==> flow/design.v <==
module gain_block( 
	input signed [11:0] ip_data, 
	input ip_clock, 
	input ip_reset, 
	output [11:0] op_data
); 
	parameter signed [11:0] gain = 12'd1024;
	reg signed [11:0] reg_ip_data; 
	always@(posedge ip_clock or negedge ip_reset) begin 
		if(ip_reset == 1'd0) begin 
			reg_ip_data <= 12'd0;
		end else begin  
			reg_ip_data <= ip_data; 
		end 
	end 
	reg signed [11:0] reg_gain;
	wire signed [23:0] wire_gain; 
	assign wire_gain = reg_ip_data * gain;
	always@(posedge ip_clock or negedge ip_reset) begin 
		if(ip_reset == 1'd0) begin 
			reg_gain <= 12'd0;
		end else begin 
			reg_gain <= wire_gain[23:12]; 
		end 
	end 
	assign op_data = reg_gain; 
endmodule 
module abs_block( 
	input signed [11:0] ip_data,
	input ip_clock,
	input ip_reset,
	output [11:0] op_data
); 
	reg signed [11:0] reg_op_abs; 
	always@(posedge ip_clock or negedge ip_reset) begin 
		if(ip_reset == 1'd0) begin 
			reg_op_abs <= 12'd0;
		end else begin 
			if(ip_data < 12'sd0) begin 
				reg_op_abs <= -ip_data;
			end else begin 
				reg_op_abs <= ip_data; 
			end 
		end 
	end 
	assign op_data = reg_op_abs;
endmodule 
module power_estimation(
	input signed [11:0] ip_data,
	input ip_clock,
	input ip_reset,
	output [11:0] op_data
); 
	reg signed [11:0] reg_delay; 
	always@(posedge ip_clock or negedge ip_reset) begin 
		if(ip_reset == 1'd0) begin 
			reg_delay <= 12'd0;
		end else begin 
			reg_delay <= ip_data; 
		end 
	end 
	reg signed [11:0] reg_delay_2; 
	always@(posedge ip_clock or negedge ip_reset) begin 
		if(ip_reset == 1'd0) begin 
			reg_delay_2 <= 12'd0;
		end else begin 
			reg_delay_2 <= reg_delay; 
		end 
	end 
	reg signed [11:0] reg_delay_3; 
	always@(posedge ip_clock or negedge ip_reset) begin 
		if(ip_reset == 1'd0) begin 
			reg_delay_3 <= 12'd0;
		end else begin 
			reg_delay_3 <= reg_delay_2; 
		end 
	end
	reg signed [11:0] reg_delay_4; 
	always@(posedge ip_clock or negedge ip_reset) begin 
		if(ip_reset == 1'd0) begin 
			reg_delay_4 <= 12'd0;
		end else begin 
			reg_delay_4 <= reg_delay_3; 
		end 
	end
	reg signed [11:0] reg_delay_5; 
	always@(posedge ip_clock or negedge ip_reset) begin 
		if(ip_reset == 1'd0) begin 
			reg_delay_5 <= 12'd0;
		end else begin 
			reg_delay_5 <= reg_delay_4; 
		end 
	end
	reg signed [11:0] reg_delay_6; 
	always@(posedge ip_clock or negedge ip_reset) begin 
		if(ip_reset == 1'd0) begin 
			reg_delay_6 <= 12'd0;
		end else begin 
			reg_delay_6 <= reg_delay_5; 
		end 
	end
	reg signed [11:0] reg_delay_7; 
	always@(posedge ip_clock or negedge ip_reset) begin 
		if(ip_reset == 1'd0) begin 
			reg_delay_7 <= 12'd0;
		end else begin 
			reg_delay_7 <= reg_delay_6; 
		end 
	end
	reg signed [11:0] reg_delay_8; 
	always@(posedge ip_clock or negedge ip_reset) begin 
		if(ip_reset == 1'd0) begin 
			reg_delay_8 <= 12'd0;
		end else begin 
			reg_delay_8 <= reg_delay_7; 
		end 
	end
	reg signed [11:0] reg_delay_9; 
	always@(posedge ip_clock or negedge ip_reset) begin 
		if(ip_reset == 1'd0) begin 
			reg_delay_9 <= 12'd0;
		end else begin 
			reg_delay_9 <= reg_delay_8; 
		end 
	end 
	reg signed [11:0] reg_delay_10; 
	always@(posedge ip_clock or negedge ip_reset) begin 
		if(ip_reset == 1'd0) begin 
			reg_delay_10 <= 12'd0;
		end else begin 
			reg_delay_10 <= reg_delay_9; 
		end 
	end
	reg signed [11:0] reg_delay_11; 
	always@(posedge ip_clock or negedge ip_reset) begin 
		if(ip_reset == 1'd0) begin 
			reg_delay_11 <= 12'd0;
		end else begin 
			reg_delay_11 <= reg_delay_10; 
		end 
	end
	reg signed [11:0] reg_delay_12; 
	always@(posedge ip_clock or negedge ip_reset) begin 
		if(ip_reset == 1'd0) begin 
			reg_delay_12 <= 12'd0;
		end else begin 
			reg_delay_12 <= reg_delay_11; 
		end 
	end
	reg signed [11:0] reg_delay_13; 
	always@(posedge ip_clock or negedge ip_reset) begin 
		if(ip_reset == 1'd0) begin 
			reg_delay_13 <= 12'd0;
		end else begin 
			reg_delay_13 <= reg_delay_12; 
		end 
	end
	reg signed [11:0] reg_delay_14; 
	always@(posedge ip_clock or negedge ip_reset) begin 
		if(ip_reset == 1'd0) begin 
			reg_delay_14 <= 12'd0;
		end else begin 
			reg_delay_14 <= reg_delay_13; 
		end 
	end
	reg signed [11:0] reg_delay_15; 
	always@(posedge ip_clock or negedge ip_reset) begin 
		if(ip_reset == 1'd0) begin 
			reg_delay_15 <= 12'd0;
		end else begin 
			reg_delay_15 <= reg_delay_14; 
		end 
	end
	reg signed [11:0] reg_delay_16; 
	always@(posedge ip_clock or negedge ip_reset) begin 
		if(ip_reset == 1'd0) begin 
			reg_delay_16 <= 12'd0;
		end else begin 
			reg_delay_16 <= reg_delay_15; 
		end 
	end 
	reg signed [11:0] reg_delay_17; 
	always@(posedge ip_clock or negedge ip_reset) begin 
		if(ip_reset == 1'd0) begin 
			reg_delay_17 <= 12'd0;
		end else begin 
			reg_delay_17 <= reg_delay_16; 
		end 
	end 
	reg signed [11:0] reg_delay_18; 
	always@(posedge ip_clock or negedge ip_reset) begin 
		if(ip_reset == 1'd0) begin 
			reg_delay_18 <= 12'd0;
		end else begin 
			reg_delay_18 <= reg_delay_17; 
		end 
	end
	reg signed [11:0] reg_delay_19; 
	always@(posedge ip_clock or negedge ip_reset) begin 
		if(ip_reset == 1'd0) begin 
			reg_delay_19 <= 12'd0;
		end else begin 
			reg_delay_19 <= reg_delay_18; 
		end 
	end 
	reg signed [11:0] reg_delay_20; 
	always@(posedge ip_clock or negedge ip_reset) begin 
		if(ip_reset == 1'd0) begin 
			reg_delay_20 <= 12'd0;
		end else begin 
			reg_delay_20 <= reg_delay_19; 
		end 
	end 
	reg signed [11:0] reg_delay_21; 
	always@(posedge ip_clock or negedge ip_reset) begin 
		if(ip_reset == 1'd0) begin 
			reg_delay_21 <= 12'd0;
		end else begin 
			reg_delay_21 <= reg_delay_20; 
		end 
	end
	reg signed [11:0] reg_delay_22; 
	always@(posedge ip_clock or negedge ip_reset) begin 
		if(ip_reset == 1'd0) begin 
			reg_delay_22 <= 12'd0;
		end else begin 
			reg_delay_22 <= reg_delay_21; 
		end 
	end
	reg signed [11:0] reg_delay_23; 
	always@(posedge ip_clock or negedge ip_reset) begin 
		if(ip_reset == 1'd0) begin 
			reg_delay_23 <= 12'd0;
		end else begin 
			reg_delay_23 <= reg_delay_22; 
		end 
	end
	reg signed [11:0] reg_delay_24; 
	always@(posedge ip_clock or negedge ip_reset) begin 
		if(ip_reset == 1'd0) begin 
			reg_delay_24 <= 12'd0;
		end else begin 
			reg_delay_24 <= reg_delay_23; 
		end 
	end
	reg signed [11:0] reg_delay_25; 
	always@(posedge ip_clock or negedge ip_reset) begin 
		if(ip_reset == 1'd0) begin 
			reg_delay_25 <= 12'd0;
		end else begin 
			reg_delay_25 <= reg_delay_24; 
		end 
	end 
	reg signed [11:0] reg_delay_26; 
	always@(posedge ip_clock or negedge ip_reset) begin 
		if(ip_reset == 1'd0) begin 
			reg_delay_26 <= 12'd0;
		end else begin 
			reg_delay_26 <= reg_delay_25; 
		end 
	end 
	reg signed [11:0] reg_delay_27; 
	always@(posedge ip_clock or negedge ip_reset) begin 
		if(ip_reset == 1'd0) begin 
			reg_delay_27 <= 12'd0;
		end else begin 
			reg_delay_27 <= reg_delay_26; 
		end 
	end
	reg signed [11:0] reg_delay_28; 
	always@(posedge ip_clock or negedge ip_reset) begin 
		if(ip_reset == 1'd0) begin 
			reg_delay_28 <= 12'd0;
		end else begin 
			reg_delay_28 <= reg_delay_27; 
		end 
	end 
	reg signed [11:0] reg_delay_29; 
	always@(posedge ip_clock or negedge ip_reset) begin 
		if(ip_reset == 1'd0) begin 
			reg_delay_29 <= 12'd0;
		end else begin 
			reg_delay_29 <= reg_delay_28; 
		end 
	end 
	reg signed [11:0] reg_delay_30; 
	always@(posedge ip_clock or negedge ip_reset) begin 
		if(ip_reset == 1'd0) begin 
			reg_delay_30 <= 12'd0;
		end else begin 
			reg_delay_30 <= reg_delay_29; 
		end 
	end 
	reg signed [11:0] reg_delay_31; 
	always@(posedge ip_clock or negedge ip_reset) begin 
		if(ip_reset == 1'd0) begin 
			reg_delay_31 <= 12'd0;
		end else begin 
			reg_delay_31 <= reg_delay_30; 
		end 
	end 
	reg signed [11:0] reg_sum; 
	wire signed [15:0] wire_sum; 
	assign wire_sum = (ip_data + reg_delay + reg_delay_2 + reg_delay_3 + reg_delay_4 + reg_delay_5 + reg_delay_6 + reg_delay_7 + reg_delay_8 + reg_delay_9 + reg_delay_10
						 + reg_delay_11 + reg_delay_12 + reg_delay_13 + reg_delay_14 + reg_delay_15 + reg_delay_16 + reg_delay_17 + reg_delay_18 + reg_delay_19 + reg_delay_20 
						 + reg_delay_21 + reg_delay_22 + reg_delay_23 + reg_delay_24 + reg_delay_25 + reg_delay_26 + reg_delay_27 + reg_delay_28 + reg_delay_29 + reg_delay_30 + reg_delay_31);
	always@(posedge ip_clock or negedge ip_reset) begin 
		if(ip_reset == 1'd0) begin 
			reg_sum <= 12'd0;
		end else begin 
			reg_sum <= wire_sum[15:4]; 
		end 
	end 
	assign op_data = reg_sum;
endmodule 
module gain_error( 
	input signed [11:0] ip_data, 
	input ip_clock, 
	input ip_reset, 
	output [11:0] op_data
); 
	parameter signed [11:0] reference = 12'd2048; 
	wire signed [11:0] wire_error;  
	reg signed [11:0] reg_error;
	assign wire_error = reference - ip_data;
	always@(posedge ip_clock or negedge ip_reset) begin 
		if(ip_reset == 1'd0) begin 
			reg_error <= 12'd0;
		end else begin 
			reg_error <= wire_error;
		end 
	end 
	assign op_data = reg_error; 
endmodule 
module accumulator( 
	input signed [11:0] ip_data, 
	input ip_clock, 
	input ip_reset, 
	output [11:0] op_data
);  
	reg signed [15:0] reg_sum; 
	reg [4:0] reg_counter;
	always@(posedge ip_clock or negedge ip_reset) begin 
		if(ip_reset == 1'd0) begin 
			reg_sum <= 16'd0; 
			reg_counter <= 5'd0;
		end else begin 
			if(reg_counter == 5'd31) begin 
				reg_sum <= reg_sum;
			end else begin 
				reg_sum <= reg_sum + ip_data; 
			end 
			reg_counter <= reg_counter + 4'd1;
		end 
	end 
	assign op_data = reg_sum[15:4]; 
endmodule 
module product_block(
	input signed [11:0] ip_data, 
	input signed [11:0] ip_data_2,
	input ip_clock, 
	input ip_reset,
	output [11:0] op_data
); 
	reg signed [11:0] reg_product; 
	wire signed [23:0] wire_product; 
	assign wire_product = ip_data * ip_data_2;
	always@(posedge ip_clock or negedge ip_reset) begin 
		if(ip_reset == 1'd0) begin 
			reg_product <= 12'd0;
		end else begin 
			reg_product <= wire_product[23:12]; 
		end 
	end
	assign op_data = reg_product;
endmodule 
module agc_ref_correction(
	input signed [11:0] ip_data, 
	input ip_clock,
	input ip_reset, 
	output [11:0] op_data
); 
	wire signed [11:0] get_op_gain; 
	gain_block gain_block_inst( 
		.ip_data(ip_data), 
		.ip_clock(ip_clock), 
		.ip_reset(ip_reset), 
		.op_data(get_op_gain)
	); 
	wire signed [11:0] get_op_abs; 
	abs_block abs_block_inst(
		.ip_data(get_op_gain), 
		.ip_clock(ip_clock), 
		.ip_reset(ip_reset), 
		.op_data(get_op_abs)
	); 
	wire signed [11:0] get_op_power_est; 
	power_estimation power_estimation_inst( 
		.ip_data(get_op_abs), 
		.ip_clock(ip_clock), 
		.ip_reset(ip_reset), 
		.op_data(get_op_power_est)
	); 
	wire signed [11:0] get_op_gain_error; 
	gain_error gain_error_inst( 
		.ip_data(get_op_power_est), 
		.ip_clock(ip_clock), 
		.ip_reset(ip_reset), 
		.op_data(get_op_gain_error)
	);
	wire signed [11:0] get_op_acc;  
	accumulator accumulator_inst(
		.ip_data(get_op_gain_error), 
		.ip_clock(ip_clock), 
		.ip_reset(ip_reset), 
		.op_data(get_op_acc)
	);
	wire signed [11:0] get_op_product; 
	product_block product_block_inst( 
		.ip_data(ip_data), 
		.ip_data_2(get_op_acc),
		.ip_clock(ip_clock), 
		.ip_reset(ip_reset), 
		.op_data(get_op_product)
	); 
	assign op_data = get_op_product;
endmodule 
Step by step through the tools: agc_ref_correction
What the tools print for agc_ref_correction, step after step.
Line numbers count from 1 in the design file above.
Library cell names are shortened.
{ "setup": {"design": "agc_ref_correction", "clock_port": "ip_clock", "cell_library": "sky130hd", "corner": "tt_025C_1v80"} }

After elaboration
Source: Yosys, flattened and elaborated, memories not mapped. Widths are those after wreduce; folded enables and synchronous resets count as part of the registers. Registers that Yosys merges into a memory's read port (data or address) are not register bits. Print and check cells do not count. Equal cells are merged and count once.
{ "word_totals": {"word_cells": 78, "regBits": 463} }
{ "classes": {"muxes": 1, "addsub": 35, "n_eq": 1, "multipliers": 1, "cmp": 1} }
{ "ops": {"columns": ["op", "count"], "rows": [
  ["16-bit by 12-bit adder with 16-bit output", 31],
  ["12-bit by 12-bit multiplier with 24-bit output", 1],
  ["12-bit by 12-bit adder with 13-bit output", 1],
  ["10-bit negation with 12-bit output", 1],
  ["12-bit subtractor with constant A", 1],
  ["12-bit two-way mux", 1],
  ["10-bit by 1-bit less-than comparator with 1-bit output with constant B", 1],
  ["5-bit by 1-bit adder with 5-bit output with constant B", 1],
  ["5-bit == test with constant B", 1]
]} }

Longest topological paths
Depth = most cells in a row (Yosys ltp): at word level without a register or memory, in the mapped netlist without a sequential cell, where the memories' decode and read muxes count.
{ "logic_depth": {"ltp_word": 31, "ABC_AREA": 0, "mapped_depth": 30, "depth_no_buf": 30} }

Mapped cells and area
Source: synth_stat.txt of the flow (Yosys; design flattened, memories mapped). It holds for the ABC_AREA given above (unset counts as 0); a run with the other value may have another netlist.
The area totals of this step are shown rounded.
{ "synth_totals": {"seqArea_um2": 11500, "area_um2": 28200, "cells": 2200, "flip_flops": 461} }
{ "by_type": {"columns": ["cell", "count", "type_area_um2"], "rows": [
  ["dfrtp_1", 461, 1.15E+04],
  ["fa_1", 501, 1E+04],
  ["inv_1", 624, 2.34E+03],
  ["ha_1", 107, 1.34E+03],
  ["xnor2_1", 59, 516.746],
  ["nand2_1", 119, 446.678],
  ["and2_1", 44, 275.264],
  ["nor2_1", 40, 150.144],
  ["xor2_1", 17, 148.893],
  ["nand2b_1", 20, 125.12],
  ["o21ai_0", 25, 125.12],
  ["clkbuf_1", 29, 108.854],
  ["a21oi_1", 20, 100.096],
  ["nor3_1", 19, 95.091],
  ["and3_1", 12, 75.072],
  ["nor2b_1", 9, 56.304],
  ["o41ai_4", 2, 55.053],
  ["nand3_1", 10, 50.048]
]} }
Other cell types: 40; their cells: 82.
The figures by module come from a second, unflattened synthesis with its own total; it is not the netlist above.
{ "hier_totals": {"cells_unflattened": 2208, "area_unflattened_um2": 28300} }
Rows give one instance, submodules left out.
{ "modules": {"columns": ["mod", "instances", "seq_area_um2", "area_um2", "cells"], "rows": [
  ["(no name shown)", 1, 9610, 19800, 1343],
  ["(no name shown)", 1, 300, 5450, 590],
  ["accumulator", 1, 526, 1590, 171],
  ["abs_block", 1, 300, 523, 42],
  ["gain_error", 1, 300, 517, 40],
  ["gain_block", 1, 500, 515, 22],
  ["agc_ref_correction", 1, 0.0, 0.0, 0]
]} }

Path before layout
Path of least setup slack by OpenSTA after synthesis, without wires, with an ideal clock, recovery checks aside; 20% of the period is set as input and as output delay. Where synthesis merged equal registers, the netlist keeps one of their names.
{ "synth_path": {"path_type": "reg-to-reg", "startpoint": "register abs_block_inst.reg_op_abs[1]", "endpoint": "register (name not given)", "slack_ns": 3.012, "t_arrival_ns": 6.909, "launch_ns": 0.000, "clock_period_ns": 10.0, "path_delay_ns": 6.989, "driving_pins": 28, "required_ns": 9.920, "n_path_buf": 0, "synth_period_reached_ns": 6.988} }
"path_delay_ns" is the arrival time less input delay plus setup time.
"driving_pins" counts driving pins, that of a launching flip-flop among them; a cell with two outputs on the path counts twice.
"synth_period_reached_ns" = period - worst setup slack (recovery checks aside). The figure is calculated, with input and output delays left at 20% of the set period.
Between the ends stands the longest chain of elaborated cells between them, by number of cells; it is not shown to be the way that was timed. Of several equally long chains one is given.
Each line given opens the expression or statement behind the cell; cells for indexed reads and writes are added by Yosys, which also makes memories of some case tables.
A register here has more assigning lines than the two given.
{ "synth_between": {"path_cell_list": "dfrtp_1 -> ha_1 -> a21o_1 -> a21oi_1 -> nand2b_1 -> a21boi_0 -> or3_1 -> a31oi_1 -> xnor2_1 -> fa_1 -> inv_1 -> fa_1 -> fa_1 -> fa_1 -> fa_1 -> fa_1 -> inv_1 -> fa_1 -> fa_1 -> ha_1 -> and2_1 -> o21ai_0 -> nand3_1 -> nand2_1 -> o21ai_1 -> o21a_1 -> nor2_1 -> xnor2_1", "elab_chain_cells": 31, "cells_between": 31, "cone_classes": "add/sub (31)"} }
{ "synth_rtl": {"columns": ["element", "line", "text"], "rows": [
  ["from (decl)", 34, "reg signed [11:0] reg_op_abs;"],
  ["from (assign)", 40, "reg_op_abs <= -ip_data;"],
  ["from (assign)", 42, "reg_op_abs <= ip_data;"],
  ["12-bit by 12-bit adder with 13-bit output", 304, "assign wire_sum = (ip_data + reg_delay + reg_delay_2 + reg_delay_3 + reg_delay_4 + reg_delay_5 + reg_delay_6 + ..."],
  ["16-bit by 12-bit adder with 16-bit output x30", 304, null],
  ["to (assign)", 309, "reg_sum <= 12'd0;"],
  ["to (assign)", 311, "reg_sum <= wire_sum[15:4];"],
  ["to (decl)", 302, "reg signed [11:0] reg_sum;"]
]} }

Path in the finished layout
From the final timing report of stored run 1: the path of least setup slack in the routed layout; clock arrival at registers is part of the times.
{ "layout_path": {"path_type": "reg-to-reg", "startpoint": "register abs_block_inst.reg_op_abs[0]", "endpoint": "register (name not given)", "required_ns": 10.47, "n_path_buf": 0, "driving_pins": 31, "launch_ns": 0.62, "t_arrival_ns": 8.87, "clock_period_ns": 10.0, "slack_ns": 1.60} }
Between the ends stands the longest chain of elaborated cells between them, by number of cells; it is not shown to be the way that was timed. Of several equally long chains one is given.
A register here has more assigning lines than the two given.
{ "layout_between": {"path_cell_list": "dfrtp_1 -> ha_1 -> inv_1 -> fa_1 -> nor2b_1 -> o21ai_1 -> a21boi_1 -> o21ai_1 -> a21boi_1 -> o21ai_1 -> nor2b_1 -> xnor2_1 -> fa_1 -> inv_1 -> fa_1 -> fa_1 -> fa_1 -> fa_1 -> fa_1 -> inv_1 -> fa_1 -> fa_1 -> ha_1 -> and3_1 -> o2111ai_1 -> nand3_1 -> nand2_1 -> o21ai_1 -> o21a_1 -> nor2_1 -> xnor2_1", "elab_chain_cells": 31, "cells_between": 31, "cone_classes": "add/sub (31)"} }
{ "layout_rtl": {"columns": ["element", "line", "text"], "rows": [
  ["from (decl)", 34, "reg signed [11:0] reg_op_abs;"],
  ["from (assign)", 40, "reg_op_abs <= -ip_data;"],
  ["from (assign)", 42, "reg_op_abs <= ip_data;"],
  ["12-bit by 12-bit adder with 13-bit output", 304, "assign wire_sum = (ip_data + reg_delay + reg_delay_2 + reg_delay_3 + reg_delay_4 + reg_delay_5 + reg_delay_6 + ..."],
  ["16-bit by 12-bit adder with 16-bit output x30", 304, null],
  ["to (assign)", 309, "reg_sum <= 12'd0;"],
  ["to (assign)", 311, "reg_sum <= wire_sum[15:4];"],
  ["to (decl)", 302, "reg signed [11:0] reg_sum;"]
]} }

Data sheet: physical implementation of agc_ref_correction

Stored flow runs of agc_ref_correction (2 of them; Yosys, OpenROAD, sky130hd). They differ in their settings and are not a sequence. Constraints: input delay and output delay 20% of the set period each, output load 0.01 pF.
"period_less_ws_ns" means the clock period less the worst setup slack. The figure is calculated, with input and output delays left at 20% of the set period.
"timing.worst_path_ns" means the part of the period allowed to the worst setup path (the constraints hold back 20% at inputs and 20% at outputs) less its slack; where the path has registers, the arrival times of their clocks count too.
Measured values are rounded.

Stored run 1
==> flow/run.sh <==
#!/bin/bash
# the make line also repeats the synthesis and layout settings of config.mk as NAME=value (left out here)
make -C /OpenROAD-flow-scripts/flow DESIGN_CONFIG=/design/flow/config.mk WORK_HOME=/design/flow/orfs CLKGATE_MAP_FILE= finish
==> flow/config.mk <==
export PLATFORM = sky130hd
export DESIGN_NAME = agc_ref_correction
export DESIGN_NICKNAME = agc_ref_correction
export VERILOG_FILES = /design/flow/design.v
export SDC_FILE = /design/flow/constraint.sdc
export NUM_CORES = 4
export LEC_CHECK = 0
export CAP_MARGIN = 15
export CELL_PAD_IN_SITES_DETAIL_PLACEMENT = 2
export CELL_PAD_IN_SITES_GLOBAL_PLACEMENT = 2
export CORE_MARGIN = 5
export CORE_UTILIZATION = 40
export CTS_CLUSTER_SIZE = 37
export GPL_TIMING_DRIVEN = 0
export MAX_ROUTING_LAYER = met5
export PLACE_DENSITY_LB_ADDON = 0.29
export SETUP_SLACK_MARGIN = -0.38
export SLEW_MARGIN = 10
export TNS_END_PERCENT = 85
==> flow/constraint.sdc <==
create_clock -name core_clock -period 10.0 [get_ports {ip_clock}]
set_input_delay 2.0000 -clock core_clock [delete_from_list [all_inputs] [get_ports {ip_clock}]]
set_output_delay 2.0000 -clock core_clock [all_outputs]
set_load 0.01 [all_outputs]

==> results of stored run 1, as JSON <==
{
  "period_less_ws_ns": 8.399,
  "timing.worst_path_ns": 8.40,
  "worstPathKind": "reg-to-reg",
  "final_setup_tns_ns": 0.000,
  "yosys_chip_area_um2": 28200,
  "post_route_util_pct": 45.1,
  "die_um2": 76000,
  "timing.setup.ws_ns": 1.60,
  "hold_worst_slack_ns": 0.342,
  "post_route_stdcell_area_um2": 31600
}

Stored run 2
==> flow/run.sh <==
#!/bin/bash
# the make line also repeats the synthesis and layout settings of config.mk as NAME=value (left out here)
make -C /OpenROAD-flow-scripts/flow DESIGN_CONFIG=/design/flow/config.mk WORK_HOME=/design/flow/orfs CLKGATE_MAP_FILE= finish
==> flow/config.mk <==
export PLATFORM = sky130hd
export DESIGN_NAME = agc_ref_correction
export DESIGN_NICKNAME = agc_ref_correction
export VERILOG_FILES = /design/flow/design.v
export SDC_FILE = /design/flow/constraint.sdc
export NUM_CORES = 4
export LEC_CHECK = 0
export CAP_MARGIN = 20
export CORE_MARGIN = 2
export CORE_UTILIZATION = 40
export MAX_ROUTING_LAYER = met4
export PLACE_DENSITY = 0.6
export SLEW_MARGIN = 20
export TNS_END_PERCENT = 95
==> flow/constraint.sdc <==
create_clock -name core_clock -period 10.0 [get_ports {ip_clock}]
set_input_delay 2.0000 -clock core_clock [delete_from_list [all_inputs] [get_ports {ip_clock}]]
set_output_delay 2.0000 -clock core_clock [all_outputs]
set_load 0.01 [all_outputs]

==> results of stored run 2, as JSON <==
{
  "period_less_ws_ns": 7.853,
  "timing.worst_path_ns": 7.85,
  "worstPathKind": "reg-to-reg",
  "final_setup_tns_ns": 0.000,
  "yosys_chip_area_um2": 28200,
  "post_route_util_pct": 44.8,
  "die_um2": 72700,
  "timing.setup.ws_ns": 2.15,
  "hold_worst_slack_ns": 0.358,
  "post_route_stdcell_area_um2": 31300
}
